==> flow/design.v <==
module spi_port (
    input wire clk,                
    input wire rst_n,              
    input wire spi_clk,           
    input wire spi_mosi,          
    output wire spi_miso,         
    input wire spi_cs_n,          
    output reg [15:0] capture_reg
);
    reg [15:0] shift_reg;          
    reg cs_n_prev;                 
    always @(posedge clk or negedge rst_n) begin
        if (!rst_n) begin
            shift_reg <= 16'b0;
            capture_reg <= 16'b0;
            cs_n_prev <= 1'b1;
        end else begin
            cs_n_prev <= spi_cs_n;
            if (!spi_cs_n) begin
                shift_reg <= {shift_reg[14:0], spi_mosi};
            end else if (cs_n_prev == 1'b0 && spi_cs_n == 1'b1) begin
                capture_reg <= shift_reg;
            end
        end
    end
    assign spi_miso = 1'b0;
    wire _unused_spi_clk = spi_clk;
endmodule
module config_memory #(
    parameter NUM_ADDRESSES = 8  
)(
    input wire clk,                    
    input wire rst_n,                  
    input wire [7:0] addr,             
    input wire [7:0] data_in,          
    input wire wr_en,                  
    input wire rd_en,                  
    output reg [7:0] data_out         
);
    reg [7:0] memory [0:NUM_ADDRESSES-1];  
    integer i;
    always @(posedge clk or negedge rst_n) begin
        if (!rst_n) begin
            for (i = 0; i < NUM_ADDRESSES; i = i + 1) begin
                memory[i] <= 8'b0;
            end
        end else if (wr_en && addr < NUM_ADDRESSES) begin
            memory[addr[2:0]] <= data_in;
        end
    end
    always @(posedge clk) begin
        if (rd_en) begin
            data_out <= (addr < NUM_ADDRESSES) ? memory[addr[2:0]] : 8'b0;
        end
    end
endmodule
module demux1to2 (
    input wire clk,                
    input wire rst_n,              
    input wire [7:0]sel,     
    input wire [7:0] d,            
    output wire [7:0] a,
    output wire [7:0] b            
);
    reg [7:0] a_hold;
    reg [7:0] b_hold;
    always @(posedge clk or negedge rst_n) begin
        if (!rst_n) begin
            a_hold <= 8'b0;
            b_hold <= 8'b0;
        end else begin
            case(sel)
                8'd0: a_hold <= d;
                8'd1: b_hold <= d;
                default: ;
            endcase
        end
    end
    assign a = (sel == 8'd0) ? d : a_hold;
    assign b = (sel == 8'd1) ? d : b_hold;
endmodule
module decimator (
    input wire clk,                
    input wire rst,                
    input wire [7:0] decimation_ratio,  
    input wire data,               
    output reg out,               
    output reg dec_clk            
);
    reg [7:0] counter;           
    always @(posedge clk or posedge rst) begin
        if (rst) begin
            counter <= 8'b0;
            out <= 1'b0;
            dec_clk <= 1'b0;
        end else begin
            if (decimation_ratio == 8'b1) begin
                out <= data;
            end else begin
                counter <= counter + 1;
                if (counter >= decimation_ratio-1) begin
                    counter <= 8'b0;
                    out <= data;
                    dec_clk <= ~dec_clk;
                end
            end
        end
    end
endmodule
module buffer #(
    parameter MAX_LENGTH = 256
)(
    input wire clk,             
    input wire rst,             
    input wire en,              
    input wire data_1,          
    input wire data_2,          
    input wire [7:0] length,    
    output reg [7:0] corr,      
    output reg pos,
    output reg neg
);
    reg [MAX_LENGTH-1:0] shift_reg_1;
    reg [MAX_LENGTH-1:0] shift_reg_2;
    reg [7:0] corr_neg;
    reg [7:0] corr_pos;
    integer i;
    always @(posedge clk or posedge rst) begin
        if (rst) begin
            shift_reg_1 <= {MAX_LENGTH{1'b0}};
            shift_reg_2 <= {MAX_LENGTH{1'b0}};
            pos <= 1'b0;
            neg <= 1'b0;
            corr <= 8'b0;
            corr_neg <= 8'b0;
            corr_pos <= 8'b0;
        end else if (en) begin
            shift_reg_1 <= {shift_reg_1[MAX_LENGTH-2:0], data_1};
            shift_reg_2 <= {shift_reg_2[MAX_LENGTH-2:0], data_2};
            corr <= corr + (data_1 ^ data_2) - (shift_reg_1[MAX_LENGTH - 1] ^ shift_reg_2[MAX_LENGTH - 1]) ;
            if (length > 1) begin
                corr_neg <= corr_neg + (shift_reg_1[0] ^ data_2) - (shift_reg_1[MAX_LENGTH - 1] ^ shift_reg_2[MAX_LENGTH - 2]);
                corr_pos <= corr_pos + (data_1 ^ shift_reg_2[0]) - (shift_reg_1[MAX_LENGTH - 2] ^ shift_reg_2[MAX_LENGTH - 1]);
            end
            if (corr_neg < corr_pos) begin
                neg <= 1'b1;
                pos <= 1'b0;
            end else if (corr_pos < corr_neg) begin
                pos <= 1'b1;
                neg <= 1'b0;
            end else begin
                pos <= 1'b0;
                neg <= 1'b0;
            end
        end
    end
endmodule
module top_module(
    input wire clk,
    input wire rst,
    input wire spi_mosi,
    input wire spi_cs_n,
    input wire mic_data_1,
    input wire mic_data_2,
    output wire [7:0] out,
    output wire pos,
    output wire neg
);
wire [7:0] addr;
wire [7:0] value;
wire wr_en = 1;
wire rd_en = 1;
wire [7:0] mem_out;
wire [7:0] decimation_ratio;
wire dec_data_1;
wire dec_data_2;
wire dec_clk;
wire [7:0] filter_length;
wire [7:0] filter_out;
wire [15:0] capture_reg;
wire dummy;
wire dummy2;
wire corr_dec_en;
assign addr = capture_reg[15:8];
assign value = capture_reg[7:0];
    spi_port u_spi_port(
        .clk(clk),
        .rst_n(!rst),
        .spi_clk(clk),
        .spi_mosi(spi_mosi),
        .spi_miso(dummy),
        .spi_cs_n(spi_cs_n),
        .capture_reg(capture_reg)
    );
    config_memory u_memory(
        .clk(clk),            
        .rst_n(!rst),          
        .addr(addr),     
        .data_in(value),  
        .wr_en(wr_en),          
        .rd_en(rd_en),          
        .data_out(mem_out) 
    );
    demux1to2 u_demux1to2(
        .clk(clk),
        .rst_n(!rst),
        .sel(addr),
        .d(mem_out),
        .a(decimation_ratio),  
        .b(filter_length)
    );
    decimator u_decimator_1(
        .clk(clk),              
        .rst(rst),              
        .decimation_ratio(decimation_ratio),
        .data(mic_data_1),             
        .out(dec_data_1),              
        .dec_clk(dec_clk)           
    );
    decimator u_decimator_2(
        .clk(clk),              
        .rst(rst),              
        .decimation_ratio(decimation_ratio),
        .data(mic_data_2),             
        .out(dec_data_2),              
        .dec_clk(dummy2)           
    );
    buffer u_buffer(
        .clk(clk),         
        .rst(rst),         
        .en(corr_dec_en),
        .data_1(dec_data_1),        
        .data_2(dec_data_2),        
        .length(filter_length),
        .corr(out),
        .pos(pos),
        .neg(neg)   
    );
reg dec_clk_q;
always @(posedge clk or posedge rst) begin
    if (rst) dec_clk_q <= 1'b0;
    else dec_clk_q <= dec_clk;
end
assign corr_dec_en = (decimation_ratio == 8'b1) | (dec_clk & ~dec_clk_q);
endmodule
* Step by step through the tools: top_module *
Tool output for the design above before and after an edit, in the order of the flow.
Lines under "original" count in the file above, lines under "edited" in the edited file.
"change" is "edited" less "original", of the values as shown; "relative change" is that difference over "original", in percent.
Library cell names are shortened.
The mark n/a stands for no value.

set-up
  top = top_module
  clock input = clk
  standard-cell library = sky130hd
  library corner = tt_025C_1v80

* Edit of the RTL *
Unified diff, file above to edited file.
The edited RTL no longer does the same as the RTL above: the edit was made by script, with no optimisation intended.

begin of diff
@@ -238,8 +238,5 @@
     );
 reg dec_clk_q;
-always @(posedge clk or posedge rst) begin
-    if (rst) dec_clk_q <= 1'b0;
-    else dec_clk_q <= dec_clk;
-end
+always @(*) dec_clk_q = dec_clk;
 assign corr_dec_en = (decimation_ratio == 8'b1) | (dec_clk & ~dec_clk_q);
 endmodule
end of diff

* After elaboration *
Source: Yosys, flattened and elaborated. Widths are those after wreduce. Registers that Yosys merges into a memory's read port (data or address) are not register bits. Print and check cells do not count. Equal cells are merged and count once.

cells by class
  what                        original  edited  change  relative change (%)
  add/sub/neg operators       9         9       0       0.00
  order comparisons           6         6       0       0.00
  equal/unequal tests         9         9       0       0.00
  multiplexer cells           12        12      0       0.00
  bitwise gates (word level)  12        7       -5      -41.67
  reduce/logical cells        16        15      -1      -6.25

operators by type and width
  cell                                                                      original  edited  change  relative change (%)
  1-bit inverter                                                            4         1       -3      -75.00
  2-bit AND reduction                                                       11        10      -1      -9.09
  1-bit bitwise AND                                                         1         0       -1      -100.00
  1-bit bitwise OR                                                          1         0       -1      -100.00
  1-bit two-way mux                                                         7         7       0       0.00
  1-bit bitwise XOR                                                         6         6       0       0.00
  3-bit equality test with constant B                                       4         4       0       0.00
  8-bit two-way mux                                                         4         4       0       0.00
  8-bit adder                                                               3         3       0       0.00
  8-bit subtractor                                                          3         3       0       0.00
  8-bit by 1-bit adder with 8-bit output with constant B                    2         2       0       0.00
  3-bit by 2-bit equality test with 1-bit output with constant B            2         2       0       0.00
  8-bit by 1-bit equality test with 1-bit output with constant B            2         2       0       0.00
  8-bit by 32-bit greater-or-equal comparator with 1-bit output             2         2       0       0.00
  8-bit < comparator                                                        2         2       0       0.00
  2-bit nonzero test                                                        2         2       0       0.00
  3-bit by 1-bit equality test with 1-bit output with constant B            1         1       0       0.00
  8-bit by 1-bit greater-than comparator with 1-bit output with constant B  1         1       0       0.00
  1-bit logical AND                                                         1         1       0       0.00
  3-bit logical NOT                                                         1         1       0       0.00
  8-bit logical NOT                                                         1         1       0       0.00
  8-bit by 4-bit < comparator with 1-bit output with constant B             1         1       0       0.00
  8-bit case mux with 8-bit select                                          1         1       0       0.00
  8-bit by 1-bit subtractor with 9-bit output with constant B               1         1       0       0.00

word-level totals
  what                     original  edited  change  relative change (%)
  register bits            679       677     -2      -0.29
  bits of input ports      6         6       0       0.00
  output and inout bits    10        10      0       0.00
  cells after elaboration  91        83      -8      -8.79

* Depth *
Longest topological path by Yosys (ltp), each cell counted once; first at word level (registers and memories cut), then after technology mapping (sequential cells cut; the memories' decode and read muxes count).

logic depth
  what                           original  edited  change  relative change (%)
  depth after elaboration        6         6       0       0.00
  ABC_AREA                       0         0       n/a     n/a
  gate-level depth with buffers  15        17      +2      +13.33
  depth with buffers taken out   13        14      +1      +7.69

* After synthesis *
Yosys stat after the flow's synthesis: flattened, memories mapped to cells. It holds for the ABC_AREA given above (unset counts as 0); a run with the other value may have another netlist.

cell types
  cell      original  edited  change  relative change (%)
  buf_2     63        48      -15     -23.81
  clkbuf_1  76        85      +9      +11.84
  nor2_1    50        42      -8      -16.00
  nor3_1    9         16      +7      +77.78
  nand2_1   1,577     1,582   +5      +0.32
  a21oi_1   31        26      -5      -16.13
  nor2b_1   15        10      -5      -33.33
  nand4_1   7         2       -5      -71.43
  a31oi_1   5         0       -5      -100.00
  o21ai_1   3         8       +5      +166.67
  mux2_2    113       117     +4      +3.54
  xor2_1    26        22      -4      -15.38
  and3_1    4         0       -4      -100.00
  o32ai_1   2         6       +4      +200.00
  inv_1     49        46      -3      -6.12
  a21o_1    10        13      +3      +30.00
  nor4_1    6         3       -3      -50.00
  or4_1     4         1       -3      -75.00

Not every row of either side is listed.

mapped netlist
  what                               original  edited    change  relative change (%)
  mapped cells                       2,935     2,920     -15     -0.51
  cell area after synthesis (sq um)  27,670.3  27,596.5  -73.8   -0.27
  area of sequential cells (sq um)   16,927.5  16,877.4  -50.1   -0.30
  flip-flop cells                    678       676       -2      -0.29
  buffers                            143       142       -1      -0.70

By module: a second synthesis without flattening, with its own total; a netlist apart from the flattened one above.

unflattened totals
  what                                             original  edited    change  relative change (%)
  cell total of the unflattened synthesis          1,863     1,873     +10     +0.54
  area total of the unflattened synthesis (sq um)  28,041.9  28,123.2  +81.3   +0.29

Each row is one instance without its submodules.

modules, original
  module         times used  cells  area (sq um)  sequential area (sq um)
  buffer         1           1,325  21,020.2      13,462.9
  config_memory  1           229    3,345.7       1,841.8
  decimator      2           97     825.8         250.2
  spi_port       1           72     1,297.5       827.0
  demux1to2      1           36     660.6         400.4
  top_module     1           7      66.3          25.0

modules, edited
  module         times used  cells  area (sq um)  sequential area (sq um)
  buffer         1           1,325  21,020.2      13,462.9
  config_memory  1           229    3,345.7       1,841.8
  decimator      2           103    885.8         250.2
  spi_port       1           72     1,297.5       827.0
  demux1to2      1           36     660.6         400.4
  top_module     1           5      27.5          0.0

* Worst setup path after synthesis *
Source: OpenSTA report_checks on the synthesized netlist (no wires, ideal clock, input and output delay 20% of the period each), path of least setup slack; recovery checks are left aside. Register names are those of the netlist, which keeps one name where synthesis merged equal registers.

timing after synthesis
  what                           original                        edited                         change  relative change (%)
  path type                      register to register            register to register           n/a     n/a
  start point                    reg u_spi_port.capture_reg[12]  reg u_spi_port.capture_reg[8]  n/a     n/a
  end point                      reg u_decimator_2.out           reg u_decimator_1.out          n/a     n/a
  clock period (ps)              8,000                           8,000                          0       0.00
  library setup time (ps)        125                             125                            0       n/a
  time at the first pin (ps)     0                               0                              0       n/a
  data arrival time (ps)         3,993                           4,251                          +258    +6.46
  data required time (ps)        7,875                           7,875                          0       0.00
  path slack (ps)                3,882                           3,625                          -257    n/a
  delay of the path (ps)         4,118                           4,376                          +258    +6.27
  stages on the path             16                              18                             +2      +12.50
  path buffers                   2                               3                              +1      +50.00
  synthesis period reached (ps)  4,118                           4,375                          +257    +6.24

"delay of the path" = arrival - input delay + setup time.
"stages on the path": output pins that drive a net of the path, with the launching flip-flop's if there is one; two outputs of one cell count as two.
"synthesis period reached" is the clock period less the worst setup slack; recovery checks do not enter. This is arithmetic on one report: input and output delays are still those of the set period (20% each).
The rows between start and end are the longest chain of elaborated cells between them; the timing report does not say that the signal goes this way. Where chains are equally long, one stands for them.
A line is the first line of the expression or statement that the cell stems from. Yosys adds cells for indexed reads and writes and turns some case tables into memories.
At most two assigning lines are given for a register; there are more.

between the ends, after synthesis, original
  cell sequence = dfrtp_1 > or4_1 > buf_2 > nor3_4 > buf_2 > mux2i_1 > ha_1 > xor2_1 > ha_1 > o21ai_0 > o21bai_1 > a21oi_1 > a2111oi_2 > o22ai_1 > o21ai_1 > mux2_2
  length of the longest elaborated chain = 6
  elaborated cells between the ends (all ways) = 8
  those cells by class = 1 x add/sub; 1 x compare; 1 x eq/ne; 3 x mux; 2 x reduce/logical

ends and longest elaborated chain, after synthesis, original
  what                                                           RTL line  source
  start: declaration                                             8         output reg [15:0] capture_reg
  start: assignment                                              15        capture_reg <= 16'b0;
  start: assignment                                              22        capture_reg <= shift_reg;
  8-bit logical NOT                                              79        assign a = (sel == 8'd0) ? d : a_hold;
  8-bit two-way mux                                              79
  8-bit by 1-bit subtractor with 9-bit output                    101       if (counter >= decimation_ratio-1) begin
  8-bit by 32-bit greater-or-equal comparator with 1-bit output  101
  1-bit two-way mux                                              101
  1-bit two-way mux                                              97        if (decimation_ratio == 8'b1) begin
  end: assignment                                                98        out <= data;
  end: assignment                                                103       out <= data;
  end: declaration                                               87        output reg out,

between the ends, after synthesis, edited
  cell sequence = dfrtp_1 > or3_1 > clkbuf_1 > nor3_4 > buf_4 > buf_1 > mux2i_1 > ha_1 > inv_1 > nor3_1 > xnor2_1 > ha_1 > or2_2 > o22ai_1 > maj3_1 > a22oi_1 > a211o_1 > mux2_2
  length of the longest elaborated chain = 6
  elaborated cells between the ends (all ways) = 8
  those cells by class = 1 x add/sub; 1 x compare; 1 x eq/ne; 3 x mux; 2 x reduce/logical

ends and longest elaborated chain, after synthesis, edited
  what                                                           RTL line  source
  start: declaration                                             8         output reg [15:0] capture_reg
  start: assignment                                              15        capture_reg <= 16'b0;
  start: assignment                                              22        capture_reg <= shift_reg;
  8-bit logical NOT                                              79        assign a = (sel == 8'd0) ? d : a_hold;
  8-bit two-way mux                                              79
  8-bit by 1-bit subtractor with 9-bit output                    101       if (counter >= decimation_ratio-1) begin
  8-bit by 32-bit greater-or-equal comparator with 1-bit output  101
  1-bit two-way mux                                              101
  1-bit two-way mux                                              97        if (decimation_ratio == 8'b1) begin
  end: assignment                                                98        out <= data;
  end: assignment                                                103       out <= data;
  end: declaration                                               87        output reg out,

* Timing after layout *
Path of least setup slack in the final report of the runs of pair 1 (OpenROAD, finished layout, wires in). Where an end is a register, its clock arrival counts in the times.
The report prints the path's times to 10 ps; the period is as set.

timing after layout
  what                        original                       edited                         change  relative change (%)
  path type                   register to register           register to register           n/a     n/a
  start point                 reg u_spi_port.capture_reg[9]  reg u_spi_port.capture_reg[9]  n/a     n/a
  end point                   reg u_decimator_2.out          reg u_decimator_1.counter[5]   n/a     n/a
  clock period (ps)           8,000                          8,000                          0       0.00
  library setup time (ps)     110                            110                            0       n/a
  time at the first pin (ps)  590                            600                            +10     +1.69
  data arrival time (ps)      5,410                          5,340                          -70     -1.29
  data required time (ps)     8,470                          8,490                          +20     +0.24
  path slack (ps)             3,060                          3,150                          +90     n/a
  stages on the path          14                             16                             +2      +14.29
  path buffers                0                              1                              +1      n/a

The rows between start and end are the longest chain of elaborated cells between them; the timing report does not say that the signal goes this way. Where chains are equally long, one stands for them.
At most two assigning lines are given for a register; there are more.

between the ends, after layout, original
  cell sequence = dfrtp_1 > or3_1 > nor3_4 > mux2i_1 > ha_1 > xor2_1 > ha_1 > o21ai_0 > o21bai_1 > a21oi_1 > a2111oi_2 > o22ai_1 > o21ai_1 > mux2_2
  length of the longest elaborated chain = 6
  elaborated cells between the ends (all ways) = 8
  those cells by class = 1 x add/sub; 1 x compare; 1 x eq/ne; 3 x mux; 2 x reduce/logical

ends and longest elaborated chain, after layout, original
  what                                                           RTL line  source
  start: declaration                                             8         output reg [15:0] capture_reg
  start: assignment                                              15        capture_reg <= 16'b0;
  start: assignment                                              22        capture_reg <= shift_reg;
  8-bit logical NOT                                              79        assign a = (sel == 8'd0) ? d : a_hold;
  8-bit two-way mux                                              79
  8-bit by 1-bit subtractor with 9-bit output                    101       if (counter >= decimation_ratio-1) begin
  8-bit by 32-bit greater-or-equal comparator with 1-bit output  101
  1-bit two-way mux                                              101
  1-bit two-way mux                                              97        if (decimation_ratio == 8'b1) begin
  end: assignment                                                98        out <= data;
  end: assignment                                                103       out <= data;
  end: declaration                                               87        output reg out,

between the ends, after layout, edited
  cell sequence = dfrtp_1 > or3_1 > nor3_4 > buf_4 > mux2i_1 > ha_1 > inv_1 > nor3_1 > xnor2_1 > ha_1 > or2_2 > o22ai_1 > maj3_1 > a22oi_1 > a211o_1 > o32ai_1
  length of the longest elaborated chain = 5
  elaborated cells between the ends (all ways) = 6
  those cells by class = 1 x add/sub; 1 x compare; 1 x eq/ne; 2 x mux; 1 x reduce/logical

ends and longest elaborated chain, after layout, edited
  what                                                           RTL line  source
  start: declaration                                             8         output reg [15:0] capture_reg
  start: assignment                                              15        capture_reg <= 16'b0;
  start: assignment                                              22        capture_reg <= shift_reg;
  8-bit logical NOT                                              79        assign a = (sel == 8'd0) ? d : a_hold;
  8-bit two-way mux                                              79
  8-bit by 1-bit subtractor with 9-bit output                    101       if (counter >= decimation_ratio-1) begin
  8-bit by 32-bit greater-or-equal comparator with 1-bit output  101
  8-bit two-way mux                                              101
  end: assignment                                                100       counter <= counter + 1;
  end: assignment                                                102       counter <= 8'b0;
  end: declaration                                               90        reg [7:0] counter;

* Layout results *
Both versions went through the flow (Yosys, OpenROAD) with the same settings in each pair. Constraints: input delay and output delay 20% of the set period each, output load 0.01 pF.

flow settings, pair 1
  CORE_UTILIZATION = 40
  period_ns = 8.0
  CAP_MARGIN = 20
  CORE_MARGIN = 2
  SLEW_MARGIN = 20

measured results, pair 1
  what                                      original  edited    change  relative change (%)
  Yosys chip area after synthesis (sq um)   27,670.3  27,596.5  -73.8   -0.27
  die area (sq um)                          71,294.3  71,107.6  -186.7  -0.26
  standard-cell area after routing (sq um)  31,226.2  30,986.0  -240.2  -0.77
  lowest setup slack (ps)                   3,058     3,151     +93     n/a
  sum of negative setup slack (ps)          0         0         0       n/a
  period reached (ps)                       4,942     4,849     -93     -1.88

"period reached" is the run's clock period less its worst setup slack. It is reckoned from that one timing run; input and output delays stay at 20% of the period that was set.
